==> flow/design.v <==
module cache(
    clk,
    proc_reset,
    proc_read,
    proc_write,
    proc_addr,
    proc_wdata,
    proc_stall,
    proc_rdata,
    mem_read,
    mem_write,
    mem_addr,
    mem_rdata,
    mem_wdata,
    mem_ready
);
    input          clk;
    input          proc_reset;
    input          proc_read, proc_write;
    input   [29:0] proc_addr;
    input   [31:0] proc_wdata;
    output 	reg        proc_stall;
    output  reg [31:0] proc_rdata;
    input  [127:0] mem_rdata;
    input          mem_ready;
    output   reg    mem_read, mem_write;
    output reg [27:0] mem_addr;
    output reg [127:0] mem_wdata;
    wire [1:0]read_and_write;
	assign read_and_write = {proc_read , proc_write};
	reg [127:0]block_0, block_1, block_2, block_3, block_4, block_5, block_6, block_7,block;
	reg [127:0]block_next_0, block_next_1, block_next_2, block_next_3, block_next_4, block_next_5, block_next_6, block_next_7, block_next;
	reg [7:0]dirty;
	reg [7:0]dirty_next;
	reg [7:0]valid;
	reg [7:0]valid_next;
	reg [24:0]tag_0, tag_1, tag_2, tag_3, tag_4, tag_5, tag_6, tag_7;
	reg [24:0]tag_next_0, tag_next_1, tag_next_2, tag_next_3, tag_next_4, tag_next_5, tag_next_6, tag_next_7;
	reg [31:0] block_to_read;
	reg [127:0]block_to_write;
	reg [24:0]tag;
	reg [1:0]block_offset;
	reg dirty_now;
	reg valid_now;
	reg [31:0] proc_wdata_place;
	reg [1:0] state, next_state;						 
	reg hit, stall;
	always@(*)							 
	begin
		case (proc_addr[4:2])
			3'b000:
				begin
					tag = tag_0;
					dirty_now = dirty[0];
					valid_now = valid[0];
					block = block_0;
				end
			3'b001:
				begin
					tag = tag_1;
					dirty_now = dirty[1];
					valid_now = valid[1];
					block = block_1;
				end
			3'b010:
				begin
					tag = tag_2;
					dirty_now = dirty[2];
					valid_now = valid[2];
					block = block_2;
				end
			3'b011:
				begin
					tag = tag_3;
					dirty_now = dirty[3];
					valid_now = valid[3];
					block = block_3;
				end
			3'b100:
				begin
					tag = tag_4;
					dirty_now = dirty[4];
					valid_now = valid[4];
					block = block_4;
				end
			3'b101:
				begin
					tag = tag_5;
					dirty_now = dirty[5];
					valid_now = valid[5];
					block = block_5;
				end
			3'b110:
				begin
					tag = tag_6;
					dirty_now = dirty[6];
					valid_now = valid[6];
					block = block_6;
				end
			3'b111:
				begin
					tag = tag_7;
					dirty_now = dirty[7];
					valid_now = valid[7];
					block = block_7;
				end
		endcase
	end
	always@(*)					 
	begin
		if (proc_read)
		begin
		case(proc_addr[1:0])
			2'b00:
				begin
					block_to_read = block[31:0];
				end
			2'b01:
				begin
					block_to_read = block[63:32];
				end
			2'b10:
				begin
					block_to_read = block[95:64];
				end
			2'b11:
				begin
					block_to_read = block[127:96];
				end
			endcase
		end
		else
		begin
			block_to_read = 32'b0;
		end
	end
	always@(*)					 
	begin
		if (proc_write)
		begin
			case (proc_addr[1:0])
			2'b00:
				begin
					block_to_write = {block[127:32], proc_wdata};
				end
			2'b01:
				begin
					block_to_write = {block[127:64], proc_wdata, block[31:0]};
				end
			2'b10:
				begin
					block_to_write = {block[127:96], proc_wdata, block[63:0]};
				end
			2'b11:
				begin
					block_to_write = {proc_wdata , block[95:0]};
				end
			endcase
		end
		else
		begin
			block_to_write = 128'd0;
		end
	end
	always@(*)					 
	begin
		if (valid_now && ~state[1] && ~state[0] && (proc_addr[29:5] == tag ))
			begin
				hit = 1'b1;
				stall = 1'b0;
			end
		else
			begin
				hit = 1'b0;
				stall = 1'b1;
			end
	end
	always@(*)					 
	begin
		case (state)
			2'b00:				 
				begin
					tag_next_0 = tag_0;
					tag_next_1 = tag_1;
					tag_next_2 = tag_2;
					tag_next_3 = tag_3;
					tag_next_4 = tag_4;
					tag_next_5 = tag_5;
					tag_next_6 = tag_6;
					tag_next_7 = tag_7;
					if (proc_write && hit)
						begin
							case(proc_addr[4:2])
								3'b000:
									begin
										valid_next = valid;
										dirty_next = dirty;
										valid_next[0] = 1'b1;
										dirty_next[0] = 1'b1;
										block_next_0 = block_to_write;
										block_next_1 = block_1;
										block_next_2 = block_2;
										block_next_3 = block_3;
										block_next_4 = block_4;
										block_next_5 = block_5;
										block_next_6 = block_6;
										block_next_7 = block_7;
									end
								3'b001:
									begin
										valid_next = valid;
										dirty_next = dirty;
										valid_next[1] = 1'b1;
										dirty_next[1] = 1'b1;
										block_next_0 = block_0;
										block_next_1 = block_to_write;
										block_next_2 = block_2;
										block_next_3 = block_3;
										block_next_4 = block_4;
										block_next_5 = block_5;
										block_next_6 = block_6;
										block_next_7 = block_7;
									end
								3'b010:
									begin
										valid_next = valid;
										dirty_next = dirty;
										valid_next[2] = 1'b1;
										dirty_next[2] = 1'b1;
										block_next_0 = block_0;
										block_next_1 = block_1;
										block_next_2 = block_to_write;
										block_next_3 = block_3;
										block_next_4 = block_4;
										block_next_5 = block_5;
										block_next_6 = block_6;
										block_next_7 = block_7;
									end
								3'b011:
									begin
										valid_next = valid;
										dirty_next = dirty;
										valid_next[3] = 1'b1;
										dirty_next[3] = 1'b1;
										block_next_0 = block_0;
										block_next_1 = block_1;
										block_next_2 = block_2;
										block_next_3 = block_to_write;
										block_next_4 = block_4;
										block_next_5 = block_5;
										block_next_6 = block_6;
										block_next_7 = block_7;
									end
								3'b100:
									begin
										valid_next = valid;
										dirty_next = dirty;
										valid_next[4] = 1'b1;
										dirty_next[4] = 1'b1;
										block_next_0 = block_0;
										block_next_1 = block_1;
										block_next_2 = block_2;
										block_next_3 = block_3;
										block_next_4 = block_to_write;
										block_next_5 = block_5;
										block_next_6 = block_6;
										block_next_7 = block_7;
									end
								3'b101:
									begin
										valid_next = valid;
										dirty_next = dirty;
										valid_next[5] = 1'b1;
										dirty_next[5] = 1'b1;
										block_next_0 = block_0;
										block_next_1 = block_1;
										block_next_2 = block_2;
										block_next_3 = block_3;
										block_next_4 = block_4;
										block_next_5 = block_to_write;
										block_next_6 = block_6;
										block_next_7 = block_7;
									end
								3'b110:
									begin
										valid_next = valid;
										dirty_next = dirty;
										valid_next[6] = 1'b1;
										dirty_next[6] = 1'b1;
										block_next_0 = block_0;
										block_next_1 = block_1;
										block_next_2 = block_2;
										block_next_3 = block_3;
										block_next_4 = block_4;
										block_next_5 = block_5;
										block_next_6 = block_to_write;
										block_next_7 = block_7;
									end
								3'b111:
									begin
										valid_next = valid;
										dirty_next = dirty;
										valid_next[7] = 1'b1;
										dirty_next[7] = 1'b1;
										block_next_0 = block_0;
										block_next_1 = block_1;
										block_next_2 = block_2;
										block_next_3 = block_3;
										block_next_4 = block_4;
										block_next_5 = block_5;
										block_next_6 = block_6;
										block_next_7 = block_to_write;
									end
								endcase
						end
					else
						begin
							valid_next = valid;
							dirty_next = dirty;
							block_next_0 = block_0;
							block_next_1 = block_1;
							block_next_2 = block_2;
							block_next_3 = block_3;
							block_next_4 = block_4;
							block_next_5 = block_5;
							block_next_6 = block_6;
							block_next_7 = block_7;
						end
				end
			2'b01:					 
				begin
					valid_next = valid;
					dirty_next = dirty;				
					tag_next_0 = tag_0;
					tag_next_1 = tag_1;
					tag_next_2 = tag_2;
					tag_next_3 = tag_3;
					tag_next_4 = tag_4;
					tag_next_5 = tag_5;
					tag_next_6 = tag_6;
					tag_next_7 = tag_7;
					block_next_0 = block_0;
					block_next_1 = block_1;
					block_next_2 = block_2;
					block_next_3 = block_3;
					block_next_4 = block_4;
					block_next_5 = block_5;
					block_next_6 = block_6;
					block_next_7 = block_7;
				end
			2'b10:			 
				begin
					case (proc_addr[4:2])
						3'b000:
							begin
							valid_next = valid;
							dirty_next = dirty;
							valid_next[0] = 1'b1;
							dirty_next[0] = 1'b0;
							tag_next_0 = proc_addr[29:5];
							tag_next_1 = tag_1;
							tag_next_2 = tag_2;
							tag_next_3 = tag_3;
							tag_next_4 = tag_4;
							tag_next_5 = tag_5;
							tag_next_6 = tag_6;
							tag_next_7 = tag_7;
							block_next_0 = mem_rdata;
							block_next_1 = block_1;
							block_next_2 = block_2;
							block_next_3 = block_3;
							block_next_4 = block_4;
							block_next_5 = block_5;
							block_next_6 = block_6;
							block_next_7 = block_7;
							end
						3'b001:
							begin
							valid_next = valid;
							dirty_next = dirty;
							valid_next[1] = 1'b1;
							dirty_next[1] = 1'b0;
							tag_next_0 = tag_0;
							tag_next_1 = proc_addr[29:5];
							tag_next_2 = tag_2;
							tag_next_3 = tag_3;
							tag_next_4 = tag_4;
							tag_next_5 = tag_5;
							tag_next_6 = tag_6;
							tag_next_7 = tag_7;
							block_next_0 = block_0;
							block_next_1 = mem_rdata;
							block_next_2 = block_2;
							block_next_3 = block_3;
							block_next_4 = block_4;
							block_next_5 = block_5;
							block_next_6 = block_6;
							block_next_7 = block_7;	
							end
						3'b010:
							begin
							valid_next = valid;
							dirty_next = dirty;
							valid_next[2] = 1'b1;
							dirty_next[2] = 1'b0;
							tag_next_0 = tag_0;
							tag_next_1 = tag_1;
							tag_next_2 = proc_addr[29:5];
							tag_next_3 = tag_3;
							tag_next_4 = tag_4;
							tag_next_5 = tag_5;
							tag_next_6 = tag_6;
							tag_next_7 = tag_7;
							block_next_0 = block_0;
							block_next_1 = block_1;
							block_next_2 = mem_rdata;
							block_next_3 = block_3;
							block_next_4 = block_4;
							block_next_5 = block_5;
							block_next_6 = block_6;
							block_next_7 = block_7;	
							end
						3'b011:
							begin
							valid_next = valid;
							dirty_next = dirty;
							valid_next[3] = 1'b1;
							dirty_next[3] = 1'b0;
							tag_next_0 = tag_0;
							tag_next_1 = tag_1;
							tag_next_2 = tag_2;
							tag_next_3 = proc_addr[29:5];
							tag_next_4 = tag_4;
							tag_next_5 = tag_5;
							tag_next_6 = tag_6;
							tag_next_7 = tag_7;
							block_next_0 = block_0;
							block_next_1 = block_1;
							block_next_2 = block_2;
							block_next_3 = mem_rdata;
							block_next_4 = block_4;
							block_next_5 = block_5;
							block_next_6 = block_6;
							block_next_7 = block_7;	
							end
						3'b100:
							begin
							valid_next = valid;
							dirty_next = dirty;
							valid_next[4] = 1'b1;
							dirty_next[4] = 1'b0;
							tag_next_0 = tag_0;
							tag_next_1 = tag_1;
							tag_next_2 = tag_2;
							tag_next_3 = tag_3;
							tag_next_4 = proc_addr[29:5];
							tag_next_5 = tag_5;
							tag_next_6 = tag_6;
							tag_next_7 = tag_7;
							block_next_0 = block_0;
							block_next_1 = block_1;
							block_next_2 = block_2;
							block_next_3 = block_3;
							block_next_4 = mem_rdata;
							block_next_5 = block_5;
							block_next_6 = block_6;
							block_next_7 = block_7;	
							end
						3'b101:
							begin
							valid_next = valid;
							dirty_next = dirty;
							valid_next[5] = 1'b1;
							dirty_next[5] = 1'b0;
							tag_next_0 = tag_0;
							tag_next_1 = tag_1;
							tag_next_2 = tag_2;
							tag_next_3 = tag_3;
							tag_next_4 = tag_4;
							tag_next_5 = proc_addr[29:5];
							tag_next_6 = tag_6;
							tag_next_7 = tag_7;
							block_next_0 = block_0;
							block_next_1 = block_1;
							block_next_2 = block_2;
							block_next_3 = block_3;
							block_next_4 = block_4;
							block_next_5 = mem_rdata;
							block_next_6 = block_6;
							block_next_7 = block_7;	
							end
						3'b110:
							begin
							valid_next = valid;
							dirty_next = dirty;
							valid_next[6] = 1'b1;
							dirty_next[6] = 1'b0;
							tag_next_0 = tag_0;
							tag_next_1 = tag_1;
							tag_next_2 = tag_2;
							tag_next_3 = tag_3;
							tag_next_4 = tag_4;
							tag_next_5 = tag_5;
							tag_next_6 = proc_addr[29:5];
							tag_next_7 = tag_7;
							block_next_0 = block_0;
							block_next_1 = block_1;
							block_next_2 = block_2;
							block_next_3 = block_3;
							block_next_4 = block_4;
							block_next_5 = block_5;
							block_next_6 = mem_rdata;
							block_next_7 = block_7;	
							end
						3'b111:
							begin
							valid_next = valid;
							dirty_next = dirty;
							valid_next[7] = 1'b1;
							dirty_next[7] = 1'b0;
							tag_next_0 = tag_0;
							tag_next_1 = tag_1;
							tag_next_2 = tag_2;
							tag_next_3 = tag_3;
							tag_next_4 = tag_4;
							tag_next_5 = tag_5;
							tag_next_6 = tag_6;
							tag_next_7 = proc_addr[29:5];
							block_next_0 = block_0;
							block_next_1 = block_1;
							block_next_2 = block_2;
							block_next_3 = block_3;
							block_next_4 = block_4;
							block_next_5 = block_5;
							block_next_6 = block_6;
							block_next_7 = mem_rdata;					
							end
					endcase
				end
			2'b11:					 
				begin
					valid_next = valid;
					dirty_next = dirty;				
					tag_next_0 = tag_0;
					tag_next_1 = tag_1;
					tag_next_2 = tag_2;
					tag_next_3 = tag_3;
					tag_next_4 = tag_4;
					tag_next_5 = tag_5;
					tag_next_6 = tag_6;
					tag_next_7 = tag_7;
					block_next_0 = block_0;
					block_next_1 = block_1;
					block_next_2 = block_2;
					block_next_3 = block_3;
					block_next_4 = block_4;
					block_next_5 = block_5;
					block_next_6 = block_6;
					block_next_7 = block_7;
				end
			endcase	
	end
	always@(*)					 
	begin
		case(state)
			2'b00:				 
				begin
					proc_stall = stall;
					mem_read = 1'b0;
					mem_write= 1'b0;
					mem_addr = 28'b0;
					mem_wdata= 128'b0;
					if (proc_read && hit)
						begin
							proc_rdata = block_to_read;
						end
					else
						begin
							proc_rdata = 32'b0;
						end
				end
			2'b01:				 
				begin
					proc_stall = 1'b1;
					proc_rdata = 32'b0;
					mem_read = 1'b0;
					mem_write= 1'b1;
					mem_addr = {tag , proc_addr[4:2]};
					mem_wdata= block;
				end
			2'b10:				 
				begin
					proc_stall = 1'b1;
					proc_rdata = 32'b0;
					mem_read = 1'b1;
					mem_write= 1'b0;
					mem_addr = proc_addr[29:2];					
					mem_wdata=128'b0;
				end
			2'b11:
				begin
					proc_stall = 1'b1;
					proc_rdata = 32'b0;
					mem_read = 1'b1;
					mem_write= 1'b0;
					mem_addr = proc_addr[29:2];					
					mem_wdata=128'b0;
				end
		endcase
	end
	always@(*)						 
	begin
		case(state)
			2'b00:					 
				begin
					if (hit)
						begin
							next_state = 2'b00;
						end
					else if (dirty_now)
						begin
							next_state = 2'b01;
						end
					else
						begin
							next_state = 2'b10;
						end
				end
			2'b01:					 
				begin
					if (mem_ready)
						begin
						next_state = 2'b10;
						end
					else
						begin
						next_state = 2'b01;
						end
				end
			2'b10:					 
				begin
					if (mem_ready)
						begin
							next_state = 2'b00;
						end
					else
						begin
							next_state = 2'b10;
						end
				end
			2'b11:
				begin
					next_state = 2'b11;
				end
			endcase
	end
always@( posedge clk or posedge proc_reset ) begin
    if( proc_reset ) begin
			state <= 2'b00;
			block_0 <= 128'b0;
			block_1 <= 128'b0;
			block_2 <= 128'b0;
			block_3 <= 128'b0;
			block_4 <= 128'b0;
			block_5 <= 128'b0;
			block_6 <= 128'b0;
			block_7 <= 128'b0;
			valid <= 8'd0;
			dirty <= 8'd0;
			tag_0 <= 25'd0;
			tag_1 <= 25'd0;
			tag_2 <= 25'd0;
			tag_3 <= 25'd0;
			tag_4 <= 25'd0;
			tag_5 <= 25'd0;
			tag_6 <= 25'd0;
			tag_7 <= 25'd0;
    end
    else begin
		valid <= valid_next;
		dirty <= dirty_next;
		tag_0 <= tag_next_0;
		tag_1 <= tag_next_1;
		tag_2 <= tag_next_2;
		tag_3 <= tag_next_3;
		tag_4 <= tag_next_4;
		tag_5 <= tag_next_5;
		tag_6 <= tag_next_6;
		tag_7 <= tag_next_7;
		state <= next_state;
		block_0 <= block_next_0;
		block_1 <= block_next_1;
		block_2 <= block_next_2;
		block_3 <= block_next_3;
		block_4 <= block_next_4;
		block_5 <= block_next_5;
		block_6 <= block_next_6;
		block_7 <= block_next_7;
    end
end
endmodule
## From RTL to reports: cache

The steps from the RTL of cache to its reports follow in flow order.
Line numbers count from 1 in the design file above.
Operators carry their Yosys type and port widths (W data, S select, Z words).
Library cell names are shortened.
A cell with n/a has no value.

| set-up | value |
|---|---|
| top module | cache |
| clock port | clk |
| standard-cell library | sky130hd |
| timing corner | tt_025C_1v80 |

## Elaborated design

Source: Yosys, flattened and elaborated, memories not mapped. Widths are those after wreduce. Registers that Yosys merges into a memory's read port (data or address) are not register bits. Print and check cells do not count. Equal cells are merged and count once.

| word-level totals | value |
|---|---|
| register bits after elaboration | 1242 |
| word-level cells | 198 |
| output and inout bits | 191 |
| bits of input ports | 195 |

| cells by class | value |
|---|---|
| reductions and logical operators | 39 |
| bitwise operators | 4 |
| muxes and demuxes | 98 |
| equal/unequal tests | 31 |

Operator list:

| cell | number |
|---|---|
| $mux W128 | 25 |
| $pmux W128 S2 | 9 |
| $pmux W128 S8 | 1 |
| $pmux W128 S4 | 1 |
| $mux W25 | 16 |
| $pmux W25 S8 | 1 |
| $pmux W32 S4 | 1 |
| $pmux W28 S3 | 1 |
| $pmux W32 S2 | 1 |
| $mux W32 | 2 |
| $reduce_or A7 Y1 | 8 |
| $ne A2 B2 Y1 const B | 17 |
| $reduce_and A4 Y1 | 8 |
| $pmux W8 S2 | 2 |
| $eq A25 B25 Y1 | 1 |
| $pmux W1 S2 | 11 |
| $reduce_and A2 Y1 | 9 |
| $mux W1 | 18 |
| $pmux W1 S8 | 2 |
| $mux W8 | 2 |
| $eq A3 B3 Y1 const B | 4 |
| $reduce_or A3 Y1 | 3 |
| $eq A2 B2 Y1 const B | 4 |
| $pmux W2 S4 | 1 |
| $mux W2 | 4 |
| $reduce_or A2 Y1 | 3 |
| $eq A3 B2 Y1 const B | 2 |
| $logic_and A1 B1 Y1 | 5 |

Other operator kinds: 5; their cells: 10.

## Logic depth

Depth = most cells in a row (Yosys ltp): at word level without a register or memory, in the mapped netlist without a sequential cell, where the memories' decode and read muxes count.

| logic depth | value |
|---|---|
| depth in word-level cells | 9 |
| ABC_AREA | 0 |
| mapped depth | 15 |
| depth with buffers taken out | 9 |

## Mapped cells and area

Yosys stat after the flow's synthesis: flattened, memories mapped to cells. It holds for the ABC_AREA given above (unset counts as 0); a run with the other value may have another netlist.
The area totals of this step are shown rounded.

| synthesis totals | value |
|---|---|
| flip-flops | 1242 |
| mapped cells | 5074 |
| synthesis area | 60800 µm² |
| buffers | 431 |
| sequential area | 31100 µm² |

Cell types:

| cell | number | total area (µm²) |
|---|---|---|
| dfrtp_1 | 1242 | 3.11E+04 |
| mux2_2 | 943 | 1.06E+04 |
| mux2_1 | 316 | 3.56E+03 |
| mux2i_1 | 202 | 2.02E+03 |
| o21ai_0 | 343 | 1.72E+03 |
| nor2_1 | 355 | 1.33E+03 |
| a21oi_1 | 246 | 1.23E+03 |
| mux4_2 | 48 | 1.08E+03 |
| nand2_1 | 256 | 960.922 |
| o22ai_1 | 130 | 813.28 |
| clkbuf_1 | 216 | 810.778 |
| buf_4 | 76 | 570.547 |
| a221oi_1 | 64 | 560.538 |
| nor3_1 | 86 | 430.413 |
| nor2b_1 | 64 | 400.384 |
| a22o_1 | 40 | 350.336 |
| buf_2 | 70 | 350.336 |
| buf_6 | 30 | 337.824 |

Other cell types: 52; their cells: 347.

## Worst setup path after synthesis

Source: OpenSTA report_checks on the synthesized netlist (no wires, ideal clock, input and output delay 20% of the period each), path of least setup slack; recovery checks are left aside. Register names are those of the netlist, which keeps one name where synthesis merged equal registers.

| timing after synthesis | value |
|---|---|
| path kind | in2out |
| start point | in proc_addr[4] |
| end point | out proc_rdata[11] |
| driving pins on the path | 12 |
| arrival | 4541 ps |
| delay of the path | 2541 ps |
| output delay | 2000 ps |
| period | 10000 ps |
| time at the first pin | 2000 ps |
| buffers on the path | 4 |
| path slack | 3459 ps |
| data required time | 8000 ps |
| external input delay | 2000 ps |
| period reached after synthesis | 6541 ps |

"delay of the path" = arrival - input delay + setup time.
At an output port there is no setup time.
"driving pins on the path" counts driving pins, that of a launching flip-flop among them; a cell with two outputs on the path counts twice.
"period reached after synthesis" = period - worst setup slack (recovery checks aside). The figure is calculated, with input and output delays left at 20% of the set period.
Between the ends stands the longest chain of elaborated cells between them, by number of cells; it is not shown to be the way that was timed. Of several equally long chains one is given.
A line is the first line of the expression or statement that the cell stems from. Yosys adds cells for indexed reads and writes and turns some case tables into memories.

| on the way, after synthesis | value |
|---|---|
| path through | buf_4 > or3_1 > buf_2 > buf_2 > o22ai_1 > xor2_1 > nand4_1 > nor4_2 > and4_1 > nand3_1 > clkbuf_1 > a211oi_1 |
| length of the longest elaborated chain | 9 |
| elaborated cells between the ends (all ways) | 21 |
| those cells by class | eq/ne: 8; mux: 8; reduce/logical: 5 |

Ends and longest elaborated chain, after synthesis:

| item | RTL line | RTL |
|---|---|---|
| start, declared | 20 | `input   [29:0] proc_addr;` |
| $eq A3 B3 Y1 | 50 | `case (proc_addr[4:2])` |
| $pmux W1 S8 | 50 |  |
| $logic_and A1 B1 Y1 x3 | 167 | `if (valid_now && ~state[1] && ~state[0] && (proc_addr[29:5] == tag ))` |
| $mux W1 | 167 |  |
| $logic_and A1 B1 Y1 | 573 | `if (proc_read && hit)` |
| $mux W32 | 573 |  |
| $pmux W32 S2 | 565 | `case(state)` |
| end, declared | 23 | `output  reg [31:0] proc_rdata;` |

## Path in the finished layout

Path of least setup slack in the final report of stored run 2 (OpenROAD, finished layout, wires in). Where an end is a register, its clock arrival counts in the times.
The path's times are printed in steps of 10 ps; the period is the one set.

| timing post-layout | value |
|---|---|
| path kind | in2out |
| start point | in proc_addr[2] |
| end point | out proc_rdata[19] |
| output delay | 2000 ps |
| buffers on the path | 4 |
| arrival | 6950 ps |
| data required time | 8000 ps |
| time at the first pin | 2000 ps |
| period | 10000 ps |
| external input delay | 2000 ps |
| path slack | 1050 ps |
| driving pins on the path | 13 |

Between the ends stands the longest chain of elaborated cells between them, by number of cells; it is not shown to be the way that was timed. Of several equally long chains one is given.

| on the way, post-layout | value |
|---|---|
| path through | buf_8 > nor2b_4 > a221oi_1 > o22a_1 > xnor2_1 > nor4_1 > and3_1 > and4_1 > nand3_2 > buf_4 > a211oi_1 > buf_4 > clkdlybuf4s50_1 |
| length of the longest elaborated chain | 9 |
| elaborated cells between the ends (all ways) | 21 |
| those cells by class | eq/ne: 8; mux: 8; reduce/logical: 5 |

Ends and longest elaborated chain, post-layout:

| item | RTL line | RTL |
|---|---|---|
| start, declared | 20 | `input   [29:0] proc_addr;` |
| $eq A3 B3 Y1 | 50 | `case (proc_addr[4:2])` |
| $pmux W1 S8 | 50 |  |
| $logic_and A1 B1 Y1 x3 | 167 | `if (valid_now && ~state[1] && ~state[0] && (proc_addr[29:5] == tag ))` |
| $mux W1 | 167 |  |
| $logic_and A1 B1 Y1 | 573 | `if (proc_read && hit)` |
| $mux W32 | 573 |  |
| $pmux W32 S2 | 565 | `case(state)` |
| end, declared | 23 | `output  reg [31:0] proc_rdata;` |

Appendix: measured runs

cache through Yosys and OpenROAD on sky130hd: 3 stored runs, unordered, with their settings and measured results. The constraints put input and output delay at 20% of the set period each and load the outputs with 0.01 pF.
By "achieved clock period" is meant the clock period of the run minus its worst setup slack. This is arithmetic on one report: input and output delays are still those of the set period (20% each).
"time of the worst setup path" is the time allowed to the run's worst setup path (the clock period less input and output delay, where it has them) less its slack. Clock arrival times count: a late capture clock shortens it, a late launch clock lengthens it.
"power consumption": no workload was simulated; the value follows from the tool's default switching activity.
"time of the worst setup path" is known to 10 ps.
Results are given in rounded form.
Settings: n/a = not set for that run.
Results: n/a = not shown.

| stored run | CELL_PAD_IN_SITES_GLOBAL_PLACEMENT | CORE_MARGIN | CORE_UTILIZATION | CTS_CLUSTER_DIAMETER | MAX_ROUTING_LAYER | MIN_ROUTING_LAYER | PLACE_DENSITY_LB_ADDON | SETUP_SLACK_MARGIN | period_ns | CAP_MARGIN | SLEW_MARGIN | ABC_AREA | CELL_PAD_IN_SITES_DETAIL_PLACEMENT | CTS_CLUSTER_SIZE | GPL_ROUTABILITY_DRIVEN | HOLD_SLACK_MARGIN | PLACE_DENSITY | TNS_END_PERCENT | GPL_TIMING_DRIVEN | die area (µm²) | power consumption (mW) | worst hold slack in the final report (ps) | time of the worst setup path (ps) | critical path kind | setup TNS (ps) | standard-cell area of the final layout (µm²) | post-route utilization (%) | achieved clock period (ps) | setup slack of the worst path (ps) | cell area after synthesis (µm²) |
|---|---|---|---|---|---|---|---|---|---|---|---|---|---|---|---|---|---|---|---|---|---|---|---|---|---|---|---|---|---|---|
| stored run 1 | 3 | 4 | 60 | 382 | met5 | met1 | 0.27 | 0.62 | 8.26 | 20 | 20 | n/a | n/a | n/a | n/a | n/a | n/a | n/a | n/a | n/a | n/a | n/a | n/a | n/a | n/a | n/a | n/a | n/a | n/a | n/a |
| stored run 2 | 3 | 2 | 30 | 232 | met4 | met1 | n/a | 0.85 | 10.0 | 20 | 20 | 0 | 2 | 85 | 0 | 0.21 | 0.5 | 10 | n/a | 206000 | 17.5 | 519 | 4950 | in2out | 0 | 68400 | 33.9 | 8946 | 1050 | 60800 |
| stored run 3 | n/a | 2 | 63 | 154 | met5 | n/a | n/a | n/a | 8.71 | 20 | 20 | 1 | 2 | n/a | n/a | -0.04 | n/a | 40 | 1 | n/a | n/a | n/a | n/a | n/a | n/a | n/a | n/a | n/a | n/a | n/a |

Stored run 1: no results, placement failed with FLW-0024
Stored run 3: no results, placement failed with a tool error
